==> flow/design.v <==
`timescale 1ns / 1ps
module Module_of_number
#(   
    parameter W_IN = 26,
    parameter W_OUT = 27
) (
    input  wire [W_IN -1:0 ] Input_a,
    input  wire [W_IN -1:0 ] Input_b,
    output wire [W_OUT-1:0 ] Output
);
wire  sign_a ;
wire  sign_b ;    
reg   [W_IN-1:0] module_a; 
reg   [W_IN-1:0] module_b;
assign  sign_a = Input_a[W_IN-1];
assign  sign_b = Input_b[W_IN-1];
always @* begin : async_proc
    case (sign_a)
        1'b0 : module_a =  Input_a;
        1'b1 : module_a = -Input_a;
    endcase
    case (sign_b)
        1'b0 : module_b =  Input_b;
        1'b1 : module_b = -Input_b;
    endcase
end
assign Output  = module_a + module_b;
endmodule
`timescale 1ns / 1ps
module EMA_Module
#(   
    parameter BWIDTH = 13,
    parameter DWIDTH = 27,
    parameter OUTWIDTH = 48   
) (
    input  wire clk,
    input  wire rst,
    input  wire [BWIDTH-1:0     ] Filter_Coefficient,
    input  wire [DWIDTH-1:0     ] Port_Data,
    input  wire                   Valid,
    output wire                   Valid_out_ema,
    output wire [OUTWIDTH-1:0   ] Filter_Out
);
reg        [DWIDTH-1:0]   Data;
reg        [BWIDTH-1:0]   Coeff_2;
reg        [BWIDTH-1:0]   Coeff_1;
reg signed [DWIDTH-1:0]   Pread; 
reg signed [OUTWIDTH-1:0] accum;
reg signed [OUTWIDTH-1:0] c;
reg Valid_1,Valid_2,Valid_3;
wire signed [DWIDTH+6:0] accum_shift ;
wire signed [DWIDTH-1:0] accum_raunding ;
assign accum_shift    = accum[OUTWIDTH-1:14   ];  
assign accum_raunding = accum_shift[DWIDTH-1:0];  
always @(posedge clk) begin
  if (rst) begin
    Data    <= 0;
    Coeff_1 <= 0;
    Coeff_2 <= 0;
    Pread   <= 0;
    accum   <= 0;
    c       <= 0;
    Valid_1 <= 1'b0;
    Valid_2 <= 1'b0;
    Valid_3 <= 1'b0;
  end else begin
    Valid_1 <= Valid;
    if (Valid) begin
        Data    <= Port_Data;
    end
    Coeff_1 <= Filter_Coefficient;
    Valid_2 <= Valid_1;
    Pread   <= $signed({1'b0,Data})  - accum_raunding;  
    Coeff_2 <= Coeff_1;
    if (Valid_2) begin
        accum   <= $signed({{5{1'b0}},Coeff_2}) * Pread + c;
        Valid_3 <= Valid_2;
    end
    if (Valid_3) begin
        c     <= accum;
    end
  end
end
assign Filter_Out = accum;
assign Valid_out_ema  = Valid_2;
endmodule
`timescale 1ns / 1ps
module Error
#(   
    parameter BWIDTH = 13,
    parameter AWIDTH = 27,
    parameter DWIDTH = 8,
    parameter OUTWIDTH = 48   
) (
    input  wire clk,
    input  wire rst,
    input  wire [BWIDTH-1:0     ] Error_Coefficient,
    input  wire [AWIDTH-1:0     ] Port_Data_A,
    input  wire [DWIDTH-1:0     ] R_level,
    input  wire                   Valid,
    output wire                   Valid_out_error,
    output wire [OUTWIDTH-1:0   ] Error_Out
);
reg signed [AWIDTH-1:0]   Data;
reg        [BWIDTH-1:0]   Coeff_2;
reg        [BWIDTH-1:0]   Coeff_1;
reg signed [DWIDTH-1:0]   Pread;
reg        [DWIDTH-1:0]   R_trig; 
reg signed [OUTWIDTH-1:0] accum;
reg signed [OUTWIDTH-1:0] c;
reg Valid_1,Valid_2;
always @(posedge clk) begin
  if (rst) begin
	R_trig  <= 0;
	Valid_1 <= 1'b0;
	Coeff_1 <= 0;
	Data    <= 0;
	Pread   <= 0;
	Valid_2 <= 1'b0;
	Coeff_2 <= 0;
	accum   <= 0;
	c       <= 0;
  end else begin
	R_trig  <= R_level;
	Valid_1 <= Valid;
	Coeff_1 <= Error_Coefficient;
	Data    <= Port_Data_A;
    Pread   <= $signed({1'b0,R_trig})  - Data;
	Valid_2 <= Valid_1;
	Coeff_2 <= Coeff_1;
	if (Valid_2) begin
		accum <= $signed({{5{1'b0}},Coeff_2}) * Pread + c;
	end
	c <= accum;
  end
end
assign Valid_out_error = Valid_2;
assign Error_Out = accum;
endmodule
`timescale 1ns / 1ps
module Test1
    #(   
    parameter W_IN        = 16,
    parameter W_IN_MODULE = 26,
    parameter BWIDTH      = 18,
    parameter FILTERWIDTH = 13,
    parameter AWIDTH      = 30,
    parameter DWIDTH      = 27,
    parameter DFWIDTH     = 18,
    parameter RWIDTH      = 8,
    parameter RFWIDTH     = 6,
    parameter DSPWIDTH    = 48,
    parameter MULTWIDTH   = DWIDTH + W_IN ,
    parameter RZEROS      = DFWIDTH - RFWIDTH,
    parameter W_OUT       = 16
) (
    input  wire clk,
    input  wire rst,
    input  wire [W_IN -1:0  	] s_chans_dataI,
    input  wire [W_IN -1:0  	] s_chans_dataQ,
    input  wire              	  s_chans_valid,
    input  wire [FILTERWIDTH-1:0] Filter_Coefficient,
    input  wire [FILTERWIDTH-1:0] Error_Coefficient,
    input  wire [RWIDTH-1:0     ] R_level,
    output wire              	  Valid_Out,
    output wire [W_IN_MODULE-1:0] OutputI,
    output wire [W_IN_MODULE-1:0] OutputQ
);
wire        [W_IN_MODULE:0] Module_Out;  
wire signed [DSPWIDTH-1:0 ] EMA_Out ;    
wire signed [DWIDTH+6:0   ] EMA_Out_Shift;  
wire signed [DWIDTH-1:0   ] EMA_Out_Round;  
wire        [DWIDTH-1:0   ] R_with_zeros;
wire signed [DSPWIDTH-1:0 ] Error_Out ;
wire signed [DWIDTH+6:0   ] Error_Out_Shift;  
wire signed [DWIDTH-1:0   ] Error_Out_Round;  
wire valid_connection,valid_error,valid_out_error;
reg   [0:0]  Valid_1,Valid_2;
reg  signed [W_IN-1:0       ] received_Qsignal;
reg  signed [W_IN-1:0       ] received_Isignal;
reg  signed [MULTWIDTH-1:0  ] first_Qmult;
reg  signed [MULTWIDTH-1:0  ] first_Imult;
wire signed [W_IN_MODULE-1:0] first_Qmult_round ;
wire signed [W_IN_MODULE-1:0] first_Imult_round ;
wire signed [W_IN-1:0       ] Satureted_real;
wire signed [W_IN-1:0       ] Satureted_imag;
reg  signed [W_IN_MODULE-1:0] Q_out_reg;
reg  signed [W_IN_MODULE-1:0] I_out_reg;
    assign Valid_Out  = valid_out_error;
    assign OutputQ    = Q_out_reg;
    assign OutputI    = I_out_reg;
always @(posedge clk) begin
  if (rst) begin
    received_Isignal <= 0;
    received_Qsignal <= 0;
    first_Imult      <= 0;
    first_Qmult      <= 0;
    Valid_1          <= 1'b0;
    Valid_2          <= 1'b0;
    I_out_reg        <= 0;
    Q_out_reg        <= 0;
  end else begin
    if(s_chans_valid) begin
        received_Isignal <= s_chans_dataI;  
        received_Qsignal <= s_chans_dataQ;  
    end
    first_Imult <= received_Isignal * Error_Out_Round;  
    first_Qmult <= received_Qsignal * Error_Out_Round;  
    Valid_1     <= s_chans_valid;
    Valid_2     <= Valid_1;
    if (Valid_Out)begin
        I_out_reg     <= first_Imult_round;  
        Q_out_reg     <= first_Qmult_round;  
    end
  end
 end
assign EMA_Out_Shift = EMA_Out[DSPWIDTH-1:14];  
assign EMA_Out_Round = EMA_Out_Shift[DWIDTH-1:0];  
assign R_with_zeros = {R_level,{RZEROS{1'b0}}};
assign Error_Out_Shift = Error_Out[DSPWIDTH-1:10];  
assign Error_Out_Round = Error_Out_Shift[DWIDTH-1:0];  
assign first_Imult_round = first_Imult[MULTWIDTH-1:17];  
assign first_Qmult_round = first_Qmult[MULTWIDTH-1:17];  
    Module_of_number #(
        .W_IN(W_IN_MODULE),  
        .W_OUT(W_IN_MODULE+1)  
    ) inst_Module_of_number (
        .Input_a   (first_Imult_round),
        .Input_b   (first_Qmult_round),
        .Output    (Module_Out)
    );
    EMA_Module #(
        .BWIDTH(FILTERWIDTH),  
        .DWIDTH(DWIDTH),  
        .OUTWIDTH(DSPWIDTH) 
    ) inst_EMA_Module (
        .clk  (clk),
        .rst  (rst),
        .Filter_Coefficient (Filter_Coefficient),
        .Port_Data (Module_Out) ,
        .Valid (Valid_2),
        .Valid_out_ema (valid_error),
        .Filter_Out (EMA_Out)
    );
    Error #(
        .BWIDTH(FILTERWIDTH),
        .AWIDTH(DWIDTH),
        .DWIDTH(DWIDTH),
        .OUTWIDTH(DSPWIDTH)
    ) inst_Error (
        .clk               (clk),
        .rst               (rst),
        .Error_Coefficient (Error_Coefficient),
        .Port_Data_A       (EMA_Out_Round),
        .R_level           (R_with_zeros),
        .Valid             (valid_error),
        .Valid_out_error   (valid_out_error),
        .Error_Out         (Error_Out)
    );
endmodule
Hand-over note for Test1

# Reports on Test1

Tool output for the design above before and after an edit, in the order of the flow.
"before" refers to lines of the RTL above, "after" to lines of the edited file.
"difference": "after" minus "before" as printed here.
Operators: Yosys type, input widths -> output width; for muxes data width and select width s.
Not given: --

Design top: Test1
Clock port: clk
Library: sky130hd
Library corner: tt_025C_1v80

# Edit of the RTL

The edit as a unified diff against the file above.
This change comes from a script, not from a designer. No optimisation was intended, and the edited design may behave differently.

```diff
@@ -141,5 +141,5 @@
 module Test1
     #(   
-    parameter W_IN        = 16,
+    parameter W_IN        = 32,
     parameter W_IN_MODULE = 26,
     parameter BWIDTH      = 18,
```

# After elaboration

Counts by Yosys on the flattened word-level netlist (proc, flatten, opt, wreduce; memories kept). Register bits leave out memories and registers merged into their read ports (data or address); mux counts leave out enables and synchronous resets folded into registers. Print and check cells are left out. Cells with the same type and inputs are merged into one.

Bit counts:

| item                            | before | after | difference |
| flip-flop bits (word level)     | 537    | 569   | +32 |
| bits in latches                 | 0      | 0     | 0 |
| bits in writable memories       | 0      | 0     | 0 |
| memory bits (read-only)         | 0      | 0     | 0 |
| clocked read ports x word width | 0      | 0     | 0 |
| memories                        | 0      | 0     | 0 |
| input bits                      | 69     | 101   | +32 |
| output and inout bits           | 53     | 53    | 0 |
| cells after elaboration         | 41     | 41    | 0 |

Cells by class:

| item                          | before | after | difference |
| $add $sub $neg                | 7      | 7     | 0 |
| multipliers                   | 4      | 4     | 0 |
| div/mod/pow operators         | 0      | 0     | 0 |
| magnitude comparators         | 0      | 0     | 0 |
| equality and inequality tests | 0      | 0     | 0 |
| shift operators               | 0      | 0     | 0 |
| muxes and demuxes             | 2      | 2     | 0 |
| bitwise operators             | 2      | 2     | 0 |
| reduce/logical cells          | 0      | 0     | 0 |

Operators with widths:

| cell           | before | after | difference |
| $mul 16x27->43 | 2      | 0     | -2 |
| $mul 32x27->43 | 0      | 2     | +2 |
| $add 48x48->48 | 2      | 2     | 0 |
| $mul 14x27->41 | 2      | 2     | 0 |
| $neg 26->26    | 2      | 2     | 0 |
| $not 1->1      | 2      | 2     | 0 |
| $pmux 26 s2    | 2      | 2     | 0 |
| $add 26x26->27 | 1      | 1     | 0 |
| $sub 21x27->27 | 1      | 1     | 0 |
| $sub 27x27->27 | 1      | 1     | 0 |

# Logic depth

Depth = most cells in a row (Yosys ltp): at word level without a register or memory, in the mapped netlist without a sequential cell, where the memories' decode and read muxes count.

Logic depth:

| item                         | before | after | difference |
| depth after elaboration      | 3      | 3     | 0 |
| ABC_AREA                     | 0      | 0     | -- |
| mapped depth                 | 40     | 40    | 0 |
| depth with buffers taken out | 39     | 38    | -1 |

# Netlist

Yosys stat after the flow's synthesis: flattened, memories mapped to cells. It holds for the ABC_AREA given above (unset counts as 0); a run with the other value may have another netlist.

Synthesis totals:

| item                                | before  | after   | difference |
| cell count                          | 8258    | 10266   | +2008 |
| chip area (Yosys) (sq um)           | 74338.8 | 91392.7 | +17053.9 |
| sequential part of the area (sq um) | 9349.0  | 9989.6  | +640.6 |
| flip-flop cells                     | 467     | 499     | +32 |
| buffer cells                        | 381     | 549     | +168 |

Cell types:

| cell                      | before | after | difference |
| sky130_fd_sc_hd__nand2_1  | 1019   | 1675  | +656 |
| sky130_fd_sc_hd__inv_1    | 1660   | 2195  | +535 |
| sky130_fd_sc_hd__fa_1     | 1455   | 1943  | +488 |
| sky130_fd_sc_hd__clkbuf_1 | 354    | 521   | +167 |
| sky130_fd_sc_hd__ha_1     | 530    | 618   | +88 |
| sky130_fd_sc_hd__xnor2_1  | 237    | 290   | +53 |
| sky130_fd_sc_hd__mux2i_1  | 190    | 228   | +38 |
| sky130_fd_sc_hd__dfxtp_1  | 467    | 499   | +32 |
| sky130_fd_sc_hd__and2_1   | 624    | 598   | -26 |
| sky130_fd_sc_hd__nand2b_1 | 85     | 64    | -21 |
| sky130_fd_sc_hd__nor2_1   | 472    | 491   | +19 |
| sky130_fd_sc_hd__nand3_1  | 44     | 32    | -12 |
| sky130_fd_sc_hd__o21bai_1 | 41     | 30    | -11 |
| sky130_fd_sc_hd__nor3_1   | 40     | 51    | +11 |
| sky130_fd_sc_hd__xor2_1   | 93     | 103   | +10 |
| sky130_fd_sc_hd__nand4_1  | 13     | 23    | +10 |
| sky130_fd_sc_hd__nor2b_1  | 141    | 150   | +9 |
| sky130_fd_sc_hd__o21ai_0  | 126    | 119   | -7 |

Not every row of either side is listed.
By module: a second synthesis without flattening, with its own total; a netlist apart from the flattened one above.

Unflattened totals:

| item                                 | before  | after   | difference |
| cells (unflattened synthesis)        | 8959    | 11003   | +2044 |
| area (unflattened synthesis) (sq um) | 81580.7 | 99258.9 | +17678.2 |

Rows give one instance, submodules left out.

Modules, before:

| module           | instances | cells | area (sq um) | seq. area (sq um) |
| Test1            | 1         | 3793  | 34355.4      | 2762.6 |
| EMA_Module       | 1         | 2474  | 22609.2      | 3583.4 |
| Error            | 1         | 2345  | 22278.9      | 4103.9 |
| Module_of_number | 1         | 347   | 2337.2       | 0.0 |

Modules, after:

| module           | instances | cells | area (sq um) | seq. area (sq um) |
| Test1            | 1         | 5824  | 51982.4      | 3403.3 |
| EMA_Module       | 1         | 2487  | 22660.5      | 3583.4 |
| Error            | 1         | 2345  | 22278.9      | 4103.9 |
| Module_of_number | 1         | 347   | 2337.2       | 0.0 |

# Worst setup path after synthesis

Source: OpenSTA report_checks on the synthesized netlist (no wires, ideal clock, input and output delay 20% of the period each), path of least setup slack; recovery checks are left aside. Register names are those of the netlist, which keeps one name where synthesis merged equal registers.

Timing path after synthesis:

| item                                | before                    | after                          | difference |
| kind                                | register to register      | register to register           | -- |
| from                                | reg inst_Error.Coeff_2[2] | reg inst_EMA_Module.Coeff_2[5] | -- |
| to                                  | reg inst_Error.accum[35]  | reg inst_EMA_Module.accum[37]  | -- |
| period (ns)                         | 10.0                      | 10.0                           | 0.0 |
| setup time (ns)                     | 0.124                     | 0.134                          | +0.010 |
| time at the first pin (ns)          | 0.000                     | 0.000                          | 0.000 |
| arrival time (ns)                   | 7.792                     | 8.300                          | +0.508 |
| required time (ns)                  | 9.876                     | 9.866                          | -0.010 |
| setup slack (ns)                    | 2.085                     | 1.566                          | -0.519 |
| path delay (ns)                     | 7.916                     | 8.434                          | +0.518 |
| driving pins on the path            | 40                        | 34                             | -6 |
| path buffers                        | 1                         | 2                              | +1 |
| period reached after synthesis (ns) | 7.915                     | 8.434                          | +0.519 |

"path delay" is the arrival time less input delay plus setup time.
"driving pins on the path" counts driving pins, that of a launching flip-flop among them; a cell with two outputs on the path counts twice.
"period reached after synthesis" = period - worst setup slack (recovery checks aside). The figure is calculated, with input and output delays left at 20% of the set period.
Between the ends stands the longest chain of elaborated cells between them, by number of cells; it is not shown to be the way that was timed. Of several equally long chains one is given.
A line is the first line of the expression or statement that the cell stems from. Yosys adds cells for indexed reads and writes and turns some case tables into memories.

On the way, after synthesis, before:
Cells stage by stage: sky130_fd_sc_hd__dfxtp_1 > sky130_fd_sc_hd__clkbuf_1 > sky130_fd_sc_hd__and2_1 > sky130_fd_sc_hd__fa_1 > sky130_fd_sc_hd__inv_1 > sky130_fd_sc_hd__fa_1 > sky130_fd_sc_hd__inv_1 > sky130_fd_sc_hd__fa_1 > sky130_fd_sc_hd__inv_1 > sky130_fd_sc_hd__fa_1 > sky130_fd_sc_hd__inv_1 > sky130_fd_sc_hd__fa_1 > sky130_fd_sc_hd__inv_1 > sky130_fd_sc_hd__fa_1 > sky130_fd_sc_hd__inv_1 > sky130_fd_sc_hd__ha_1 > sky130_fd_sc_hd__or4_1 > sky130_fd_sc_hd__o22a_1 > [4 not listed] > sky130_fd_sc_hd__a21o_1 > sky130_fd_sc_hd__a21oi_1 > sky130_fd_sc_hd__o21bai_1 > sky130_fd_sc_hd__a21oi_1 > sky130_fd_sc_hd__xnor2_1 > sky130_fd_sc_hd__ha_1 > sky130_fd_sc_hd__a21o_1 > sky130_fd_sc_hd__a21o_1 > sky130_fd_sc_hd__a21o_1 > sky130_fd_sc_hd__o21bai_1 > sky130_fd_sc_hd__a32oi_1 > sky130_fd_sc_hd__o211ai_1 > sky130_fd_sc_hd__o21ai_0 > sky130_fd_sc_hd__o21ba_2 > sky130_fd_sc_hd__nor2_1 > sky130_fd_sc_hd__a21oi_1 > sky130_fd_sc_hd__xnor2_1 > sky130_fd_sc_hd__o21ai_0
Cells in the longest elaborated chain: 2
Elaborated cells on any way between the ends: 2
Source lines of those cells: 1
Classes of those cells: add/sub: 1; mul: 1

Ends and longest elaborated chain, after synthesis, before:

| item               | line | RTL |
| start: declaration | 105  | `reg        [BWIDTH-1:0]   Coeff_2;` |
| start: assignment  | 120  | `Coeff_2 <= 0;` |
| start: assignment  | 130  | `Coeff_2 <= Coeff_1;` |
| $mul 14x27->41     | 132  | `accum <= $signed({{5{1'b0}},Coeff_2}) * Pread + c;` |
| $add 48x48->48     | 132  |  |
| end: assignment    | 121  | `accum <= 0;` |
| end: assignment    | 132  |  |
| end: declaration   | 109  | `reg signed [OUTWIDTH-1:0] accum;` |

On the way, after synthesis, after:
Cells stage by stage: sky130_fd_sc_hd__dfxtp_1 > sky130_fd_sc_hd__clkbuf_1 > sky130_fd_sc_hd__clkbuf_1 > sky130_fd_sc_hd__nand2_1 > sky130_fd_sc_hd__fa_1 > sky130_fd_sc_hd__fa_1 > sky130_fd_sc_hd__fa_1 > sky130_fd_sc_hd__inv_1 > sky130_fd_sc_hd__fa_1 > sky130_fd_sc_hd__fa_1 > sky130_fd_sc_hd__inv_1 > sky130_fd_sc_hd__fa_1 > sky130_fd_sc_hd__inv_1 > sky130_fd_sc_hd__ha_1 > sky130_fd_sc_hd__a21o_1 > sky130_fd_sc_hd__a221oi_1 > sky130_fd_sc_hd__o21ai_0 > sky130_fd_sc_hd__a211oi_2 > sky130_fd_sc_hd__o211ai_1 > sky130_fd_sc_hd__a21oi_1 > sky130_fd_sc_hd__nor2b_1 > sky130_fd_sc_hd__o21ai_0 > sky130_fd_sc_hd__nand2b_1 > sky130_fd_sc_hd__a21oi_1 > sky130_fd_sc_hd__xnor2_1 > sky130_fd_sc_hd__ha_1 > sky130_fd_sc_hd__a21oi_1 > sky130_fd_sc_hd__nor2_1 > sky130_fd_sc_hd__a211oi_1 > sky130_fd_sc_hd__o31ai_4 > sky130_fd_sc_hd__a2111oi_1 > sky130_fd_sc_hd__nor4b_2 > sky130_fd_sc_hd__nor4bb_1 > sky130_fd_sc_hd__or4_1
Cells in the longest elaborated chain: 2
Elaborated cells on any way between the ends: 2
Source lines of those cells: 1
Classes of those cells: add/sub: 1; mul: 1

Ends and longest elaborated chain, after synthesis, after:

| item               | line | RTL |
| start: declaration | 45   | `reg        [BWIDTH-1:0]   Coeff_2;` |
| start: assignment  | 59   | `Coeff_2 <= 0;` |
| start: assignment  | 74   | `Coeff_2 <= Coeff_1;` |
| $mul 14x27->41     | 76   | `accum   <= $signed({{5{1'b0}},Coeff_2}) * Pread + c;` |
| $add 48x48->48     | 76   |  |
| end: assignment    | 61   | `accum   <= 0;` |
| end: assignment    | 76   |  |
| end: declaration   | 48   | `reg signed [OUTWIDTH-1:0] accum;` |

# Worst path after layout

From the final timing report of the runs of pair 1: the path of least setup slack in the routed layout; clock arrival at registers is part of the times.

Timing path post-layout:

| item                       | before                    | after                         | difference |
| kind                       | register to register      | register to register          | -- |
| from                       | reg inst_Error.Coeff_2[3] | reg inst_EMA_Module.Pread[6]  | -- |
| to                         | reg inst_Error.accum[36]  | reg inst_EMA_Module.accum[37] | -- |
| period (ns)                | 10.0                      | 10.0                          | 0.0 |
| setup time (ns)            | 0.14                      | 0.12                          | -0.02 |
| time at the first pin (ns) | 0.68                      | 0.69                          | +0.01 |
| arrival time (ns)          | 9.76                      | 9.85                          | +0.09 |
| required time (ns)         | 10.57                     | 10.54                         | -0.03 |
| setup slack (ns)           | 0.80                      | 0.70                          | -0.10 |
| driving pins on the path   | 33                        | 34                            | +1 |
| path buffers               | 0                         | 0                             | 0 |

Between the ends stands the longest chain of elaborated cells between them, by number of cells; it is not shown to be the way that was timed. Of several equally long chains one is given.

On the way, post-layout, before:
Cells stage by stage: sky130_fd_sc_hd__dfxtp_1 > sky130_fd_sc_hd__and2_1 > sky130_fd_sc_hd__fa_1 > sky130_fd_sc_hd__inv_1 > sky130_fd_sc_hd__fa_1 > sky130_fd_sc_hd__inv_1 > sky130_fd_sc_hd__fa_1 > sky130_fd_sc_hd__fa_1 > sky130_fd_sc_hd__fa_1 > sky130_fd_sc_hd__inv_1 > sky130_fd_sc_hd__fa_1 > sky130_fd_sc_hd__inv_1 > sky130_fd_sc_hd__ha_1 > sky130_fd_sc_hd__o21ai_0 > sky130_fd_sc_hd__a21oi_1 > sky130_fd_sc_hd__and3_1 > sky130_fd_sc_hd__a31oi_1 > sky130_fd_sc_hd__o211ai_1 > sky130_fd_sc_hd__a211oi_1 > sky130_fd_sc_hd__o21bai_1 > sky130_fd_sc_hd__xor2_1 > sky130_fd_sc_hd__ha_1 > sky130_fd_sc_hd__a21oi_1 > sky130_fd_sc_hd__o21ai_0 > sky130_fd_sc_hd__a21oi_1 > sky130_fd_sc_hd__nor2_1 > sky130_fd_sc_hd__a2111oi_0 > sky130_fd_sc_hd__o31a_1 > sky130_fd_sc_hd__o21bai_1 > sky130_fd_sc_hd__a211oi_1 > sky130_fd_sc_hd__xnor3_1 > sky130_fd_sc_hd__mux2i_1 > sky130_fd_sc_hd__nor2_1
Cells in the longest elaborated chain: 2
Elaborated cells on any way between the ends: 2
Source lines of those cells: 1
Classes of those cells: add/sub: 1; mul: 1

Ends and longest elaborated chain, post-layout, before:

| item               | line | RTL |
| start: declaration | 105  | `reg        [BWIDTH-1:0]   Coeff_2;` |
| start: assignment  | 120  | `Coeff_2 <= 0;` |
| start: assignment  | 130  | `Coeff_2 <= Coeff_1;` |
| $mul 14x27->41     | 132  | `accum <= $signed({{5{1'b0}},Coeff_2}) * Pread + c;` |
| $add 48x48->48     | 132  |  |
| end: assignment    | 121  | `accum <= 0;` |
| end: assignment    | 132  |  |
| end: declaration   | 109  | `reg signed [OUTWIDTH-1:0] accum;` |

On the way, post-layout, after:
Cells stage by stage: sky130_fd_sc_hd__dfxtp_1 > sky130_fd_sc_hd__and2_1 > sky130_fd_sc_hd__fa_1 > sky130_fd_sc_hd__inv_1 > sky130_fd_sc_hd__fa_1 > sky130_fd_sc_hd__inv_1 > sky130_fd_sc_hd__fa_1 > sky130_fd_sc_hd__ha_1 > sky130_fd_sc_hd__fa_1 > sky130_fd_sc_hd__inv_1 > sky130_fd_sc_hd__fa_1 > sky130_fd_sc_hd__inv_1 > sky130_fd_sc_hd__ha_1 > sky130_fd_sc_hd__a21o_1 > sky130_fd_sc_hd__a2111oi_0 > sky130_fd_sc_hd__nor2_1 > sky130_fd_sc_hd__a21o_1 > sky130_fd_sc_hd__a21oi_1 > sky130_fd_sc_hd__nor2b_1 > sky130_fd_sc_hd__o21a_1 > sky130_fd_sc_hd__nor2_1 > sky130_fd_sc_hd__xnor2_1 > sky130_fd_sc_hd__ha_1 > sky130_fd_sc_hd__and4_1 > sky130_fd_sc_hd__nand4_1 > sky130_fd_sc_hd__or2_0 > sky130_fd_sc_hd__a2111oi_2 > sky130_fd_sc_hd__o21a_1 > sky130_fd_sc_hd__o21ai_1 > sky130_fd_sc_hd__o31ai_4 > sky130_fd_sc_hd__a2111oi_1 > sky130_fd_sc_hd__nor4b_2 > sky130_fd_sc_hd__nor4_1 > sky130_fd_sc_hd__or4_1
Cells in the longest elaborated chain: 2
Elaborated cells on any way between the ends: 2
Source lines of those cells: 1
Classes of those cells: add/sub: 1; mul: 1

Ends and longest elaborated chain, post-layout, after:

| item               | line | RTL |
| start: declaration | 47   | `reg signed [DWIDTH-1:0]   Pread;` |
| start: assignment  | 60   | `Pread   <= 0;` |
| start: assignment  | 73   | `Pread   <= $signed({1'b0,Data})  - accum_raunding;` |
| $mul 14x27->41     | 76   | `accum   <= $signed({{5{1'b0}},Coeff_2}) * Pread + c;` |
| $add 48x48->48     | 76   |  |
| end: assignment    | 61   | `accum   <= 0;` |
| end: assignment    | 76   |  |
| end: declaration   | 48   | `reg signed [OUTWIDTH-1:0] accum;` |

# Layout results

Runs of the flow (Yosys, OpenROAD) on both versions; the two runs of a pair have the same settings. The constraints put input and output delay at 20% of the set period each and load the outputs with 0.01 pF.

Settings, pair 1:
CORE_UTILIZATION: 40
period_ns: 10.0
CAP_MARGIN: 20
CORE_MARGIN: 2
SLEW_MARGIN: 20

Results, pair 1:

| item                                                      | before   | after    | difference |
| area of the synthesized netlist (sq um)                   | 74338.8  | 91392.7  | +17053.9 |
| area inside the die boundary (sq um)                      | 189312.0 | 232319.0 | +43007.0 |
| area of the standard cells in the finished layout (sq um) | 80198.2  | 98460.7  | +18262.5 |
| utilization after layout (%)                              | 43.3     | 43.3     | 0.0 |
| lowest setup slack (ns)                                   | 0.803    | 0.697    | -0.106 |
| post-route setup TNS (ns)                                 | 0.000    | 0.000    | 0.000 |
| worst hold slack in the final report (ns)                 | 0.434    | 0.435    | +0.001 |
| total power of the final layout (mW)                      | 7.512    | 7.093    | -0.419 |

Settings, pair 2:
CAP_MARGIN: 40
CORE_MARGIN: 7
CORE_UTILIZATION: 18
CTS_CLUSTER_DIAMETER: 100
GPL_ROUTABILITY_DRIVEN: 1
MAX_ROUTING_LAYER: met5
MIN_ROUTING_LAYER: met2
PLACE_DENSITY_LB_ADDON: 0.06
TNS_END_PERCENT: 100
period_ns: 7.54
SLEW_MARGIN: 20

Results, pair 2:

| item                                                      | before   | after    | difference |
| area of the synthesized netlist (sq um)                   | 74338.8  | 91392.7  | +17053.9 |
| area inside the die boundary (sq um)                      | 431183.0 | 527882.0 | +96699.0 |
| area of the standard cells in the finished layout (sq um) | 93998.9  | 118320.0 | +24321.1 |
| utilization after layout (%)                              | 22.9     | 23.4     | +0.5 |
| lowest setup slack (ns)                                   | -0.650   | -0.755   | -0.105 |
| post-route setup TNS (ns)                                 | -8.778   | -14.435  | -5.657 |
| worst hold slack in the final report (ns)                 | 0.424    | 0.371    | -0.053 |
| total power of the final layout (mW)                      | 13.099   | 11.740   | -1.359 |

By "total power of the final layout" is meant OpenSTA's value without simulated activity: inputs other than the clock are taken to toggle once in ten clock periods, and the tool carries that through the logic.

End of note.
